==> flow/design.v <==
`timescale 1ns/10ps
module IOTDF( clk, rst, in_en, iot_in, fn_sel, busy, valid, iot_out);
input        clk;
input        rst;
input        in_en;
input  [7:0] iot_in;
input  [2:0] fn_sel;
output     busy;
output reg valid;
output reg [127:0] iot_out;
parameter GRAY2BIN = 3'b001; 
parameter FIR      = 3'b010; 
reg [9:0] counter;
reg [9:0] counter_delay1;
reg [9:0] counter_delay2;
reg [127:0] iot_data;
reg [127:0] prep_to_out;
reg [127:0] prep_to_output;
reg [127:0] wait_to;
always @(posedge clk or posedge rst) begin
    if(rst) begin
        counter <= 0;
    end else if(in_en) begin
        if (counter == 960) counter <= 0;
        else counter <= counter + 1;
    end else begin
        counter <= counter;
    end 
end
always @(posedge clk or posedge rst) begin
    if(rst) begin
        counter_delay1 <= 0;
        counter_delay2 <= 0;
    end else if(in_en) begin
        counter_delay1 <= counter;
        counter_delay2 <= counter_delay1;
    end else begin
        counter_delay1 <= counter_delay1;
        counter_delay2 <= counter_delay2;
    end
end
always @(posedge clk or posedge rst) begin
    if(rst) begin
        iot_data <= 0;
    end else if(in_en) begin
        iot_data[7:0] <= iot_in;
        iot_data[127:8] <= iot_data[119:0];
    end else begin
        iot_data <= iot_data;
    end
end
always @(posedge clk) begin
    if(!rst && in_en) begin
        wait_to <= iot_data;
    end else begin
        wait_to <= wait_to;
    end
end
integer idx;
always @(*) begin
    if(rst) begin
        prep_to_out = 0;
        prep_to_output = 0;
    end else if(in_en) begin
        if(fn_sel == GRAY2BIN) begin
            if (counter_delay1[3:0] == 15) begin
                prep_to_output = 0;
                prep_to_out[127] = iot_data[127];
                for (idx = 126; idx >= 0; idx = idx - 1) begin
                    prep_to_out[idx] = prep_to_out[idx + 1] ^ iot_data[idx];
                end
            end else begin
                prep_to_out = 0;
                prep_to_output = 0;
            end
        end else if(fn_sel == FIR) begin
            if (counter_delay1[3:0] == 15) begin
                prep_to_out = iot_data;
                prep_to_output = 0;
            end else if (counter_delay2[3:0] == 15) begin
                prep_to_out = wait_to;
                prep_to_output[127:120] = (((prep_to_out[127:120] * 8'd5) >> 3)+ 1) >> 1;
                prep_to_output[119:112] = ((((prep_to_out[119:112] * 8'd5)+(prep_to_out[127:120] * 8'd9)) >> 3)+ 1) >> 1;
                prep_to_output[111:104] = ((((prep_to_out[111:104] * 8'd5)+(prep_to_out[119:112] * 8'd9)+(prep_to_out[127:120] * 8'd2)) >>3)+ 1) >> 1;
                prep_to_output[103:96] = ((((prep_to_out[103:96] * 8'd5)+(prep_to_out[111:104] * 8'd9)+(prep_to_out[119:112] * 8'd2)) >>3)+ 1) >> 1;
                prep_to_output[95:88] = ((((prep_to_out[95:88] * 8'd5)+(prep_to_out[103:96] * 8'd9)+(prep_to_out[111:104] * 8'd2)) >>3)+ 1) >> 1;
                prep_to_output[87:80] = ((((prep_to_out[87:80] * 8'd5)+(prep_to_out[95:88] * 8'd9)+(prep_to_out[103:96] * 8'd2)) >>3)+ 1) >> 1;
                prep_to_output[79:72] = ((((prep_to_out[79:72] * 8'd5)+(prep_to_out[87:80] * 8'd9)+(prep_to_out[95:88] * 8'd2)) >>3)+ 1) >> 1;
                prep_to_output[71:64] = ((((prep_to_out[71:64] * 8'd5)+(prep_to_out[79:72] * 8'd9)+(prep_to_out[87:80] * 8'd2)) >>3)+ 1) >> 1;
                prep_to_output[63:56] = ((((prep_to_out[63:56] * 8'd5)+(prep_to_out[71:64] * 8'd9)+(prep_to_out[79:72] * 8'd2)) >>3)+ 1) >> 1;
                prep_to_output[55:48] = ((((prep_to_out[55:48] * 8'd5)+(prep_to_out[63:56] * 8'd9)+(prep_to_out[71:64] * 8'd2)) >>3)+ 1) >> 1;
                prep_to_output[47:40] = ((((prep_to_out[47:40] * 8'd5)+(prep_to_out[55:48] * 8'd9)+(prep_to_out[63:56] * 8'd2)) >>3)+ 1) >> 1;
                prep_to_output[39:32] = ((((prep_to_out[39:32] * 8'd5)+(prep_to_out[47:40] * 8'd9)+(prep_to_out[55:48] * 8'd2)) >>3)+ 1) >> 1;
                prep_to_output[31:24] = ((((prep_to_out[31:24] * 8'd5)+(prep_to_out[39:32] * 8'd9)+(prep_to_out[47:40] * 8'd2)) >>3)+ 1) >> 1;
                prep_to_output[23:16] = ((((prep_to_out[23:16] * 8'd5)+(prep_to_out[31:24] * 8'd9)+(prep_to_out[39:32] * 8'd2)) >>3)+ 1) >> 1;
                prep_to_output[15:8] = ((((prep_to_out[15:8] * 8'd5)+(prep_to_out[23:16] * 8'd9)+(prep_to_out[31:24] * 8'd2)) >>3)+ 1) >> 1;
                prep_to_output[7:0] = ((((prep_to_out[7:0] * 8'd5)+(prep_to_out[15:8] * 8'd9)+(prep_to_out[23:16] * 8'd2)) >>3)+ 1) >> 1;
            end else begin
                prep_to_out = 0;
                prep_to_output = 0;
            end
        end else begin
            prep_to_out = 0;
            prep_to_output = 0;
        end
    end else begin
        prep_to_out = 0;
        prep_to_output = 0;
    end
end
assign busy = 0;
always @(posedge clk or posedge rst) begin
    if(rst) begin
        valid <= 0;
    end else if(in_en) begin
        case(fn_sel)
            GRAY2BIN: begin
                if (counter_delay1[3:0] == 15) begin
                    valid <= 1;
                end else begin
                    valid <= 0;
                end
            end
            FIR: begin
                if (counter_delay2[3:0] == 15) begin
                    valid <= 1;
                end else begin
                    valid <= 0;
                end
            end
            default: begin
                valid <= 0;
            end
        endcase
    end
end
always @(posedge clk or posedge rst) begin
    if(rst) begin
        iot_out <= 0;
    end else if(in_en) begin
        case(fn_sel)
            GRAY2BIN: begin
                if (counter_delay1[3:0] == 15) begin
                    iot_out <= prep_to_out;
                end
            end
            FIR: begin
                if (counter_delay2[3:0] == 15) begin
                    iot_out <= prep_to_output;
                end 
            end
            default: begin
                iot_out <= 1'b0;
            end
        endcase
    end
end
endmodule
-- Step by step through the tools: IOTDF
Tool output for the design above, in the order of the flow.
Lines are those of the file above, counted from 1.
Operators: Yosys type, input widths -> output width; for muxes data width and select width s.
Library cell names are shortened.
The mark n/a stands for no value.
- design top: IOTDF
- clock port: clk
- standard-cell library: sky130hd
- corner: tt_025C_1v80

-- Elaborated design
Counts by Yosys on the flattened word-level netlist (proc, flatten, opt, wreduce; memories kept). Register bits leave out memories and registers merged into their read ports (data or address). Print and check cells are left out. Cells with the same type and inputs are merged into one.
- bits in latches at 0
- ROM bits at 0
- input port bits: 14
- word width x clocked read ports: 0
- noted elaborated cells: 232
- output and inout bits: 130
- noted memories: 0
- bits in writable memories at 0
- register bits after elaboration at 403
- add/sub/neg operators: 46
- magnitude comparators: 0
- bitwise operators: 127
- shift operators at 0
- mux-type cells at 10
- noted reduce/logical cells: 3
- noted $mul: 31
- noted divide/modulo/power cells: 0
- equal/unequal tests: 7
- operators by type and width (cell ; count):
    $mul 8x4->12 const B ; 15
    $mux 128 ; 5
    $mul 8x3->11 const B ; 16
    $pmux 128 s2 ; 1
    $add 11x12->12 ; 15
    $add 12x9->12 ; 14
    $add 9x1->9 const B ; 15
    $xor 1x1->1 ; 127
    $add 10x1->10 const B ; 1
    $eq 10x10->1 const B ; 1
    $mux 10 ; 1
    $add 8x1->9 const B ; 1
    $eq 4x4->1 const B ; 2
    $ne 2x2->1 const B ; 2
    $eq 3x1->1 const B ; 1
    $eq 3x2->1 const B ; 1
    $reduce_and 3->1 ; 1
    $pmux 1 s2 ; 1
    $mux 1 ; 2
    $logic_and 1x1->1 ; 1
    $logic_not 1->1 ; 1

-- Longest topological paths
Yosys ltp: most cells in a row. Word level: on the elaborated netlist, between registers, memories and ports. Mapped: between sequential cells and ports; inverters and the memories' decode and read muxes count.
- noted depth after elaboration: 130
- ABC_AREA: 0
- noted mapped depth: 19
- noted depth with buffers taken out: 19

-- After synthesis
The flow's flattened synthesis, as Yosys stat reports it; memories are mapped. The netlist is that of the ABC_AREA named above (0 if unset); the other value can give another one.
- cell types (cell ; count ; area in all (µm²)):
    dfrtp_1 ; 275 ; 6881.6
    fa_1 ; 291 ; 5.83E+03
    ha_1 ; 450 ; 5630.4
    edfxtp_1 ; 128 ; 3.84E+03
    xnor2_1 ; 265 ; 2.32E+03
    inv_1 ; 548 ; 2.06E+03
    mux2_2 ; 136 ; 1.53E+03
    xor2_1 ; 162 ; 1.42E+03
    nor2_1 ; 209 ; 784.502
    a21oi_1 ; 123 ; 615.59
    a221oi_1 ; 67 ; 586.813
    o21bai_1 ; 74 ; 555.533
    xnor3_1 ; 20 ; 450.432
    nand3_1 ; 50 ; 250.24
    clkbuf_1 ; 66 ; 247.738
    o221ai_1 ; 26 ; 227.718
    nand2_1 ; 60 ; 225.216
    o21ai_0 ; 42 ; 210.202
Other cell types: 39; their cells: 191.
- standard cells after synthesis: 3183
- noted mapped area: 35298.9 µm²
- flip-flops at 403
- noted area of sequential cells: 10725.3 µm²

-- Path before layout
Source: OpenSTA report_checks on the synthesized netlist (no wires, ideal clock, input and output delay 20% of the period each), path of least setup slack; recovery checks are left aside. Register names are those of the netlist, which keeps one name where synthesis merged equal registers.
- kind: input-to-reg
- start: in rst
- end: reg iot_out[66]
- setup time at 65 ps
- input delay: 2000 ps
- setup slack at 641 ps
- noted delay of the path: 7359 ps
- arrival time: 9294 ps
- noted driving pins on the path: 5
- noted clock period: 10000 ps
- synthesis period reached at 9359 ps
"delay of the path" = arrival - input delay + setup time.
"driving pins on the path" counts driving pins, that of a launching flip-flop among them; a cell with two outputs on the path counts twice.
"synthesis period reached" is the clock period less the worst setup slack; recovery checks do not enter. This is arithmetic on one report: input and output delays are still those of the set period (20% each).
Between the ends stands the longest chain of elaborated cells between them, by number of cells; it is not shown to be the way that was timed. Of several equally long chains one is given.
Each line given opens the expression or statement behind the cell; cells for indexed reads and writes are added by Yosys, which also makes memories of some case tables.
At most two assigning lines are given for a register; there are more.
- path through: inv_1 > nand2_1 > clkbuf_1 > o221ai_1 > o21a_1
- cells in the longest elaborated chain at 3
- elaborated cells on any way between the ends at 5
- noted RTL lines with such cells: 4
- classes of those cells: mux: 5
- RTL lines, path after synthesis (item ; line ; text):
    from (decl) ; 4 ; input        rst;
    $mux 128 ; 61 ; if(rst) begin
    $mux 128 ; 148 ; if (counter_delay2[3:0] == 15) begin
    $pmux 128 s2 ; 141 ; case(fn_sel)
    to (assign) ; 144 ; iot_out <= prep_to_out;
    to (assign) ; 149 ; iot_out <= prep_to_output;
    to (decl) ; 10 ; output reg [127:0] iot_out;

-- Worst path after layout
Path of least setup slack in the final report of entry A (OpenROAD, finished layout, wires in). Where an end is a register, its clock arrival counts in the times.
The report prints the path's times to 10 ps; the period is as set.
- kind: reg-to-reg
- start: reg iot_data[125]
- end: reg iot_out[0]
- noted clock period: 7470 ps
- noted driving pins on the path: 13
- setup time at 150 ps
- setup slack at 1790 ps
- arrival time: 6110 ps
Between the ends stands the longest chain of elaborated cells between them, by number of cells; it is not shown to be the way that was timed. Of several equally long chains one is given.
At most two assigning lines are given for a register; there are more.
- path through: dfrtp_1 > xor3_1 > xnor3_1 > xnor2_1 > xnor3_1 > xnor2_2 > xnor3_1 > xnor3_2 > xnor2_4 > xnor3_1 > xor2_1 > a221oi_2 > nor2_1
- cells in the longest elaborated chain at 129
- elaborated cells on any way between the ends at 129
- noted RTL lines with such cells: 4
- classes of those cells: mux: 3; logic: 126
- RTL lines, path after layout (item ; line ; text):
    from (decl) ; 16 ; reg [127:0] iot_data;
    from (assign) ; 47 ; iot_data[127:8] <= iot_data[119:0];
    from (assign) ; 49 ; iot_data <= iot_data;
    $xor 1x1->1 (126 in a row) ; 70 ; prep_to_out[idx] = prep_to_out[idx + 1] ^ iot_data[idx];
    $mux 128 ; 61 ; if(rst) begin
    $mux 128 ; 143 ; if (counter_delay1[3:0] == 15) begin
    $pmux 128 s2 ; 141 ; case(fn_sel)
    to (assign) ; 144 ; iot_out <= prep_to_out;
    to (assign) ; 149 ; iot_out <= prep_to_output;
    to (decl) ; 10 ; output reg [127:0] iot_out;

Subject: IOTDF on sky130hd, stored results

Hello all,

4 stored runs of IOTDF in the flow (synthesis by Yosys, layout by OpenROAD, sky130hd cells), in arbitrary order. Constraints: input delay and output delay 20% of the set period each, output load 0.01 pF.
"reached clock period": clock period set for the run, less the worst setup slack. It is reckoned from that one timing run; input and output delays stay at 20% of the period that was set.
"time on the worst setup path" means the part of the period allowed to the worst setup path (the constraints hold back 20% at inputs and 20% at outputs) less its slack; where the path has registers, the arrival times of their clocks count too.
"time on the worst setup path" is given in steps of 10 ps.

Entry A

==> flow/run.sh <==
#!/bin/bash
# the make line also repeats the synthesis and layout settings of config.mk as NAME=value (left out here)
make -C /OpenROAD-flow-scripts/flow DESIGN_CONFIG=/design/flow/config.mk WORK_HOME=/design/flow/orfs CLKGATE_MAP_FILE= finish
==> flow/config.mk <==
export PLATFORM = sky130hd
export DESIGN_NAME = IOTDF
export DESIGN_NICKNAME = IOTDF
export VERILOG_FILES = /design/flow/design.v
export SDC_FILE = /design/flow/constraint.sdc
export NUM_CORES = 4
export LEC_CHECK = 0
export CAP_MARGIN = 20
export CELL_PAD_IN_SITES_DETAIL_PLACEMENT = 1
export CORE_MARGIN = 2
export CORE_UTILIZATION = 30
export CTS_CLUSTER_DIAMETER = 166
export GPL_ROUTABILITY_DRIVEN = 0
export GPL_TIMING_DRIVEN = 0
export SLEW_MARGIN = 20
==> flow/constraint.sdc <==
create_clock -name core_clock -period 7.47 [get_ports {clk}]
set_input_delay 1.4940 -clock core_clock [delete_from_list [all_inputs] [get_ports {clk}]]
set_output_delay 1.4940 -clock core_clock [all_outputs]
set_load 0.01 [all_outputs]

Measured in entry A:
- time on the worst setup path at 5680 ps
- class of the worst setup path: reg-to-reg
- mapped cell area after synthesis at 35298.9 µm²
- std-cell area (final layout): 40619.0 µm²
- noted the post-layout utilization: 34.9%
- reached clock period: 5675 ps
- setup slack of the worst path: 1795 ps
- worst hold slack at 468 ps
- post-route setup TNS: 0 ps
- noted the overall die area: 120423.0 µm²

Entry B

==> flow/run.sh <==
#!/bin/bash
# the make line also repeats the synthesis and layout settings of config.mk as NAME=value (left out here)
make -C /OpenROAD-flow-scripts/flow DESIGN_CONFIG=/design/flow/config.mk WORK_HOME=/design/flow/orfs CLKGATE_MAP_FILE= finish
==> flow/config.mk <==
export PLATFORM = sky130hd
export DESIGN_NAME = IOTDF
export DESIGN_NICKNAME = IOTDF
export VERILOG_FILES = /design/flow/design.v
export SDC_FILE = /design/flow/constraint.sdc
export NUM_CORES = 4
export LEC_CHECK = 0
export CAP_MARGIN = 25
export CELL_PAD_IN_SITES_GLOBAL_PLACEMENT = 2
export CORE_ASPECT_RATIO = 0.65
export CORE_MARGIN = 4
export CORE_UTILIZATION = 67
export GPL_ROUTABILITY_DRIVEN = 0
export GPL_TIMING_DRIVEN = 0
export PLACE_DENSITY_LB_ADDON = 0.14
export SETUP_SLACK_MARGIN = 0.67
export SLEW_MARGIN = 20
export TNS_END_PERCENT = 35
==> flow/constraint.sdc <==
create_clock -name core_clock -period 4.29 [get_ports {clk}]
set_input_delay 0.8580 -clock core_clock [delete_from_list [all_inputs] [get_ports {clk}]]
set_output_delay 0.8580 -clock core_clock [all_outputs]
set_load 0.01 [all_outputs]

Entry B: not finished: placement ended with error FLW-0024.

Entry C

==> flow/run.sh <==
#!/bin/bash
# the make line also repeats the synthesis and layout settings of config.mk as NAME=value (left out here)
make -C /OpenROAD-flow-scripts/flow DESIGN_CONFIG=/design/flow/config.mk WORK_HOME=/design/flow/orfs CLKGATE_MAP_FILE= finish
==> flow/config.mk <==
export PLATFORM = sky130hd
export DESIGN_NAME = IOTDF
export DESIGN_NICKNAME = IOTDF
export VERILOG_FILES = /design/flow/design.v
export SDC_FILE = /design/flow/constraint.sdc
export NUM_CORES = 4
export LEC_CHECK = 0
export CAP_MARGIN = 15
export CELL_PAD_IN_SITES_DETAIL_PLACEMENT = 1
export CELL_PAD_IN_SITES_GLOBAL_PLACEMENT = 3
export CORE_ASPECT_RATIO = 0.52
export CORE_MARGIN = 3
export CORE_UTILIZATION = 65
export CTS_CLUSTER_DIAMETER = 110
export CTS_CLUSTER_SIZE = 91
export GPL_ROUTABILITY_DRIVEN = 0
export GPL_TIMING_DRIVEN = 0
export HOLD_SLACK_MARGIN = -0.07
export MIN_ROUTING_LAYER = met2
export SETUP_SLACK_MARGIN = 0.21
export SLEW_MARGIN = 15
export TNS_END_PERCENT = 50
==> flow/constraint.sdc <==
create_clock -name core_clock -period 10.0 [get_ports {clk}]
set_input_delay 2.0000 -clock core_clock [delete_from_list [all_inputs] [get_ports {clk}]]
set_output_delay 2.0000 -clock core_clock [all_outputs]
set_load 0.01 [all_outputs]

Entry C: not finished: placement ended with error GPL-0301.

Entry D

==> flow/run.sh <==
#!/bin/bash
# the make line also repeats the synthesis and layout settings of config.mk as NAME=value (left out here)
make -C /OpenROAD-flow-scripts/flow DESIGN_CONFIG=/design/flow/config.mk WORK_HOME=/design/flow/orfs CLKGATE_MAP_FILE= finish
==> flow/config.mk <==
export PLATFORM = sky130hd
export DESIGN_NAME = IOTDF
export DESIGN_NICKNAME = IOTDF
export VERILOG_FILES = /design/flow/design.v
export SDC_FILE = /design/flow/constraint.sdc
export NUM_CORES = 4
export LEC_CHECK = 0
export ABC_AREA = 1
export CAP_MARGIN = 20
export CELL_PAD_IN_SITES_DETAIL_PLACEMENT = 0
export CORE_ASPECT_RATIO = 1.48
export CORE_MARGIN = 2
export CORE_UTILIZATION = 30
export CTS_CLUSTER_DIAMETER = 88
export CTS_CLUSTER_SIZE = 95
export GPL_ROUTABILITY_DRIVEN = 1
export GPL_TIMING_DRIVEN = 0
export HOLD_SLACK_MARGIN = 0.28
export MIN_ROUTING_LAYER = met2
export PLACE_DENSITY_LB_ADDON = 0.02
export SLEW_MARGIN = 35
==> flow/constraint.sdc <==
create_clock -name core_clock -period 7.47 [get_ports {clk}]
set_input_delay 1.4940 -clock core_clock [delete_from_list [all_inputs] [get_ports {clk}]]
set_output_delay 1.4940 -clock core_clock [all_outputs]
set_load 0.01 [all_outputs]

Measured in entry D:
- setup slack of the worst path: -10447 ps
- std-cell area (final layout): 47327.9 µm²
- reached clock period: 17917 ps
- time on the worst setup path at 17920 ps
- class of the worst setup path: reg-to-reg
- noted the overall die area: 123687.0 µm²
- worst hold slack at 487 ps
- post-route setup TNS: -430235 ps
- noted the post-layout utilization: 39.4%
- mapped cell area after synthesis at 36251.0 µm²

Thanks
